==> flow/design.v <==
module tpumac
 #(parameter BITS_AB=8,
   parameter BITS_C=16)
  (
   input clk, rst_n, WrEn, en,
   input signed [BITS_AB-1:0] Ain,
   input signed [BITS_AB-1:0] Bin,
   input signed [BITS_C-1:0] Cin,
   output reg signed [BITS_AB-1:0] Aout,
   output reg signed [BITS_AB-1:0] Bout,
   output reg signed [BITS_C-1:0] Cout
  );
  reg signed [BITS_C-1:0] Mult;
  reg [BITS_C-1:0] Adder, CMux;
  assign Mult = Ain * Bin;
  assign Adder = Mult + Cout;
  assign CMux = WrEn ? Cin : Adder;
  always@(posedge clk, negedge rst_n) begin
	if (!rst_n) begin
		Aout <= '0;
		Bout <= '0;
		Cout <= '0;
	end
	else if (en) begin
		Aout <= Ain;
		Bout <= Bin;
		Cout <= CMux;
	end
  end
endmodule
; ---- Reports on tpumac
; Tool output for the design above before and after an edit, in the order of the flow.
; "orig" refers to lines of the RTL above, "edited" to lines of the edited file.
; "delta" is "edited" less "orig", of the values as shown.
; Cell names lack the library's common part.
; The mark -- stands for no value.
[design]
top = tpumac
clk_port = clk
cell_library = sky130hd
lib_corner = tt_025C_1v80

; ---- Edit of the RTL
; The edit as a unified diff against the file above.
; This change comes from a script, not from a designer. The edited design behaves differently; no optimisation was intended.
; begin of diff
@@ -16,11 +16,6 @@
   assign Adder = Mult + Cout;
   assign CMux = WrEn ? Cin : Adder;
-  always@(posedge clk, negedge rst_n) begin
-	if (!rst_n) begin
-		Aout <= '0;
-		Bout <= '0;
-		Cout <= '0;
-	end
-	else if (en) begin
+  always@(posedge clk) begin
+	if (en) begin
 		Aout <= Ain;
 		Bout <= Bin;
; end of diff

; ---- Word level
; Yosys after proc, flatten, opt, wreduce and memory -nomap, before mapping. Enables and synchronous resets that opt folds into registers are not counted as muxes. Memory bits, and registers merged into a memory's read port (data or address), are not among the register bits. Print and check cells are not counted. Equal cells are merged and count once.
[bits]
columns = item, orig, edited, delta
row1 = clocked_rd_ports_x_width, 0, 0, 0
row2 = in_bits, 36, 36, 0
row3 = ram_bits, 0, 0, 0
row4 = mem_count, 0, 0, 0
row5 = romBits, 0, 0, 0
row6 = regBits, 32, 32, 0
row7 = latch_bits, 0, 0, 0
row8 = word_cells, 6, 6, 0
[op_classes]
columns = item, orig, edited, delta
row1 = logic, 0, 0, 0
row2 = mux, 1, 1, 0
row3 = div_mod_pow, 0, 0, 0
row4 = add_sub_neg, 1, 1, 0
row5 = compare, 0, 0, 0
row6 = mul, 1, 1, 0
row7 = n_shift, 0, 0, 0
row8 = n_reduce_logical, 0, 0, 0
row9 = equal, 0, 0, 0
[op_table]
columns = op, orig, edited, delta
row1 = 16-bit adder, 1, 1, 0
row2 = 8-bit by 8-bit multiplier with 16-bit output, 1, 1, 0
row3 = 16-bit 2-to-1 mux, 1, 1, 0

; ---- Depth
; Longest topological path by Yosys (ltp), each cell counted once; first at word level (registers and memories cut), then after technology mapping (sequential cells cut; the memories' decode and read muxes count).
[depth]
columns = item, orig, edited, delta
row1 = word_depth, 3, 3, 0
row2 = ABC_AREA, 0, 0, --
row3 = ltp_mapped, 18, 17, -1
row4 = ltp_nobuf, 18, 17, -1

; ---- Mapped cells and area
; Yosys stat after the flow's synthesis: flattened, memories mapped to cells. It holds for the ABC_AREA given above (unset counts as 0); a run with the other value may have another netlist.
[mapped]
columns = item, orig, edited, delta
row1 = seqArea_um2, 800.8, 960.9, 160.1
row2 = yosys_area_um2, 4182.8, 4072.7, -110.1
row3 = n_buf, 11, 4, -7
row4 = flip_flops, 32, 32, 0
row5 = mapped_cells, 406, 371, -35
[types]
columns = type, orig, edited, delta
row1 = dfrtp_1, 32, 0, -32
row2 = edfxtp_1, 0, 32, 32
row3 = a21oi_1, 17, 6, -11
row4 = nand2_1, 26, 35, 9
row5 = xnor2_1, 18, 9, -9
row6 = mux2_2, 16, 7, -9
row7 = nor2_1, 21, 13, -8
row8 = mux2i_1, 8, 0, -8
row9 = o21ai_0, 6, 10, 4
row10 = buf_1, 4, 0, -4
row11 = nor2b_1, 0, 4, 4
row12 = clkbuf_1, 7, 4, -3
row13 = a21o_1, 5, 2, -3
row14 = nand2b_1, 4, 1, -3
row15 = nor3_1, 1, 4, 3
row16 = xor2_1, 1, 4, 3
row17 = o21a_1, 0, 3, 3
row18 = nand3_1, 3, 1, -2
; The list need not be complete.

; ---- Worst setup path after synthesis
; Source: OpenSTA report_checks on the synthesized netlist (no wires, ideal clock, input and output delay 20% of the period each), path of least setup slack; recovery checks are left aside. Register names are those of the netlist, which keeps one name where synthesis merged equal registers.
[synth_timing]
columns = item, orig, edited, delta
row1 = path_type, input-to-reg, input-to-reg, --
row2 = start, input Bin[0], input Bin[0], --
row3 = end, register Cout[10], register Cout[13], --
row4 = required_time_ns, 5.069, 4.945, -0.124
row5 = tclk_ns, 5.2, 5.2, 0.0
row6 = arrival_time_ns, 5.426, 5.369, -0.057
row7 = delay_ns, 4.517, 4.584, 0.067
row8 = path_buffers, 1, 0, -1
row9 = setup_slack_ns, -0.357, -0.424, -0.067
row10 = stages, 15, 14, -1
row11 = synth_period_reached_ns, 5.557, 5.624, 0.067
; "delay_ns" is the arrival time less input delay plus setup time.
; "stages" counts driving pins, that of a launching flip-flop among them; a cell with two outputs on the path counts twice.
; "synth_period_reached_ns" is the clock period less the worst setup slack; recovery checks do not enter. This is arithmetic on one report: input and output delays are still those of the set period (20% each).
; The rows between start and end are the longest chain of elaborated cells between them; the timing report does not say that the signal goes this way. Where chains are equally long, one stands for them.
; A line is the first line of the expression or statement that the cell stems from. Yosys adds cells for indexed reads and writes and turns some case tables into memories.
[synth_via_orig]
path_cell_list = clkbuf_1 > and2_1 > inv_1 > fa_1 > inv_1 > fa_1 > fa_1 > fa_1 > fa_1 > ha_1 > a21oi_2 > o21bai_1 > a21oi_1 > nor4b_1 > or3_1
elab_chain_cells = 3
cone_cells = 3
cone_lines = 3
cone_classes = add/sub (1); mul (1); mux (1)
[synth_lines_orig]
columns = item, line_no
row1 = start: declaration, 7  ; input signed [BITS_AB-1:0] Bin,
row2 = 8-bit by 8-bit multiplier with 16-bit output, 15  ; assign Mult = Ain * Bin;
row3 = 16-bit adder, 16  ; assign Adder = Mult + Cout;
row4 = 16-bit 2-to-1 mux, 17  ; assign CMux = WrEn ? Cin : Adder;
row5 = end: assignment, 22  ; Cout <= '0;
row6 = end: assignment, 27  ; Cout <= CMux;
row7 = end: declaration, 11  ; output reg signed [BITS_C-1:0] Cout
[synth_via_edited]
path_cell_list = and2_1 > inv_1 > fa_1 > inv_1 > fa_1 > fa_1 > fa_1 > fa_1 > ha_1 > nand2_1 > o2111ai_1 > o21ai_1 > or4b_1 > and3_1
elab_chain_cells = 3
cone_cells = 3
cone_lines = 3
cone_classes = add/sub (1); mul (1); mux (1)
[synth_lines_edited]
columns = item, line_no
row1 = start: declaration, 7  ; input signed [BITS_AB-1:0] Bin,
row2 = 8-bit by 8-bit multiplier with 16-bit output, 15  ; assign Mult = Ain * Bin;
row3 = 16-bit adder, 16  ; assign Adder = Mult + Cout;
row4 = 16-bit 2-to-1 mux, 17  ; assign CMux = WrEn ? Cin : Adder;
row5 = end: assignment, 22  ; Cout <= CMux;
row6 = end: declaration, 11  ; output reg signed [BITS_C-1:0] Cout

; ---- Worst path after layout
; From the final timing report of each run of set A: the path of least setup slack in the routed layout; clock arrival at registers is part of the times.
[layout_timing]
columns = item, orig, edited, delta
row1 = path_type, input-to-reg, input-to-reg, --
row2 = start, input Bin[6], input Ain[0], --
row3 = end, register Cout[15], register Cout[13], --
row4 = tclk_ns, 5.2, 5.2, 0.0
row5 = arrival_time_ns, 5.18, 5.16, -0.02
row6 = setup_slack_ns, 0.16, 0.09, -0.07
row7 = stages, 19, 14, -5
row8 = required_time_ns, 5.35, 5.25, -0.10
row9 = path_buffers, 2, 1, -1
; The rows between start and end are the longest chain of elaborated cells between them; the timing report does not say that the signal goes this way. Where chains are equally long, one stands for them.
[layout_via_orig]
path_cell_list = dlygate4sd2_1 > buf_4 > and2_1 > fa_1 > inv_1 > fa_1 > inv_1 > fa_1 > inv_1 > fa_1 > inv_1 > ha_1 > ha_1 > a21o_1 > a21o_1 > a21oi_1 > a31oi_1 > xnor2_1 > o221ai_1
elab_chain_cells = 3
cone_cells = 3
cone_lines = 3
cone_classes = add/sub (1); mul (1); mux (1)
[layout_lines_orig]
columns = item, line_no
row1 = start: declaration, 7  ; input signed [BITS_AB-1:0] Bin,
row2 = 8-bit by 8-bit multiplier with 16-bit output, 15  ; assign Mult = Ain * Bin;
row3 = 16-bit adder, 16  ; assign Adder = Mult + Cout;
row4 = 16-bit 2-to-1 mux, 17  ; assign CMux = WrEn ? Cin : Adder;
row5 = end: assignment, 22  ; Cout <= '0;
row6 = end: assignment, 27  ; Cout <= CMux;
row7 = end: declaration, 11  ; output reg signed [BITS_C-1:0] Cout
[layout_via_edited]
path_cell_list = buf_8 > nand2b_4 > fa_1 > fa_1 > inv_2 > fa_1 > fa_1 > fa_1 > ha_4 > nand2_4 > o2111ai_4 > o21ai_2 > or4b_1 > and3_1
elab_chain_cells = 3
cone_cells = 3
cone_lines = 3
cone_classes = add/sub (1); mul (1); mux (1)
[layout_lines_edited]
columns = item, line_no
row1 = start: declaration, 6  ; input signed [BITS_AB-1:0] Ain,
row2 = 8-bit by 8-bit multiplier with 16-bit output, 15  ; assign Mult = Ain * Bin;
row3 = 16-bit adder, 16  ; assign Adder = Mult + Cout;
row4 = 16-bit 2-to-1 mux, 17  ; assign CMux = WrEn ? Cin : Adder;
row5 = end: assignment, 22  ; Cout <= CMux;
row6 = end: declaration, 11  ; output reg signed [BITS_C-1:0] Cout

; ---- Measured runs
; Both versions went through the flow (Yosys, OpenROAD) with the same settings in each pair. Constraints: input delay and output delay 20% of the set period each, output load 0.01 pF.
[flow_settings_set_A]
period_ns = 5.2
CAP_MARGIN = 20
CORE_MARGIN = 2
CORE_UTILIZATION = 40
SLEW_MARGIN = 20
[results_set_A]
columns = item, orig, edited, delta
row1 = post_synth_area_um2, 4182.8, 4072.7, -110.1
row2 = period_less_ws_ns, 5.038, 5.114, 0.076
row3 = final_setup_tns_ns, 0.000, 0.000, 0.000
row4 = hold_worst_slack_ns, 0.510, 0.722, 0.212
row5 = die_footprint_um2, 11291.2, 11005.1, -286.1
row6 = finalUtil_pct, 53.5, 56.7, 3.2
row7 = final_setup_ws_ns, 0.162, 0.086, -0.076
[flow_settings_set_B]
CORE_UTILIZATION = 30
CTS_CLUSTER_DIAMETER = 297
period_ns = 3.67
CAP_MARGIN = 20
CORE_MARGIN = 2
SLEW_MARGIN = 20
[results_set_B]
columns = item, orig, edited, delta
row1 = post_synth_area_um2, 4182.8, 4072.7, -110.1
row2 = period_less_ws_ns, 4.624, 4.803, 0.179
row3 = final_setup_tns_ns, -7.715, -9.412, -1.697
row4 = hold_worst_slack_ns, 0.507, 0.638, 0.131
row5 = die_footprint_um2, 14903.5, 14523.9, -379.6
row6 = finalUtil_pct, 44.5, 46.9, 2.4
row7 = final_setup_ws_ns, -0.954, -1.133, -0.179
; "period_less_ws_ns" = clock period - worst setup slack. The figure is calculated, with input and output delays left at 20% of the set period.
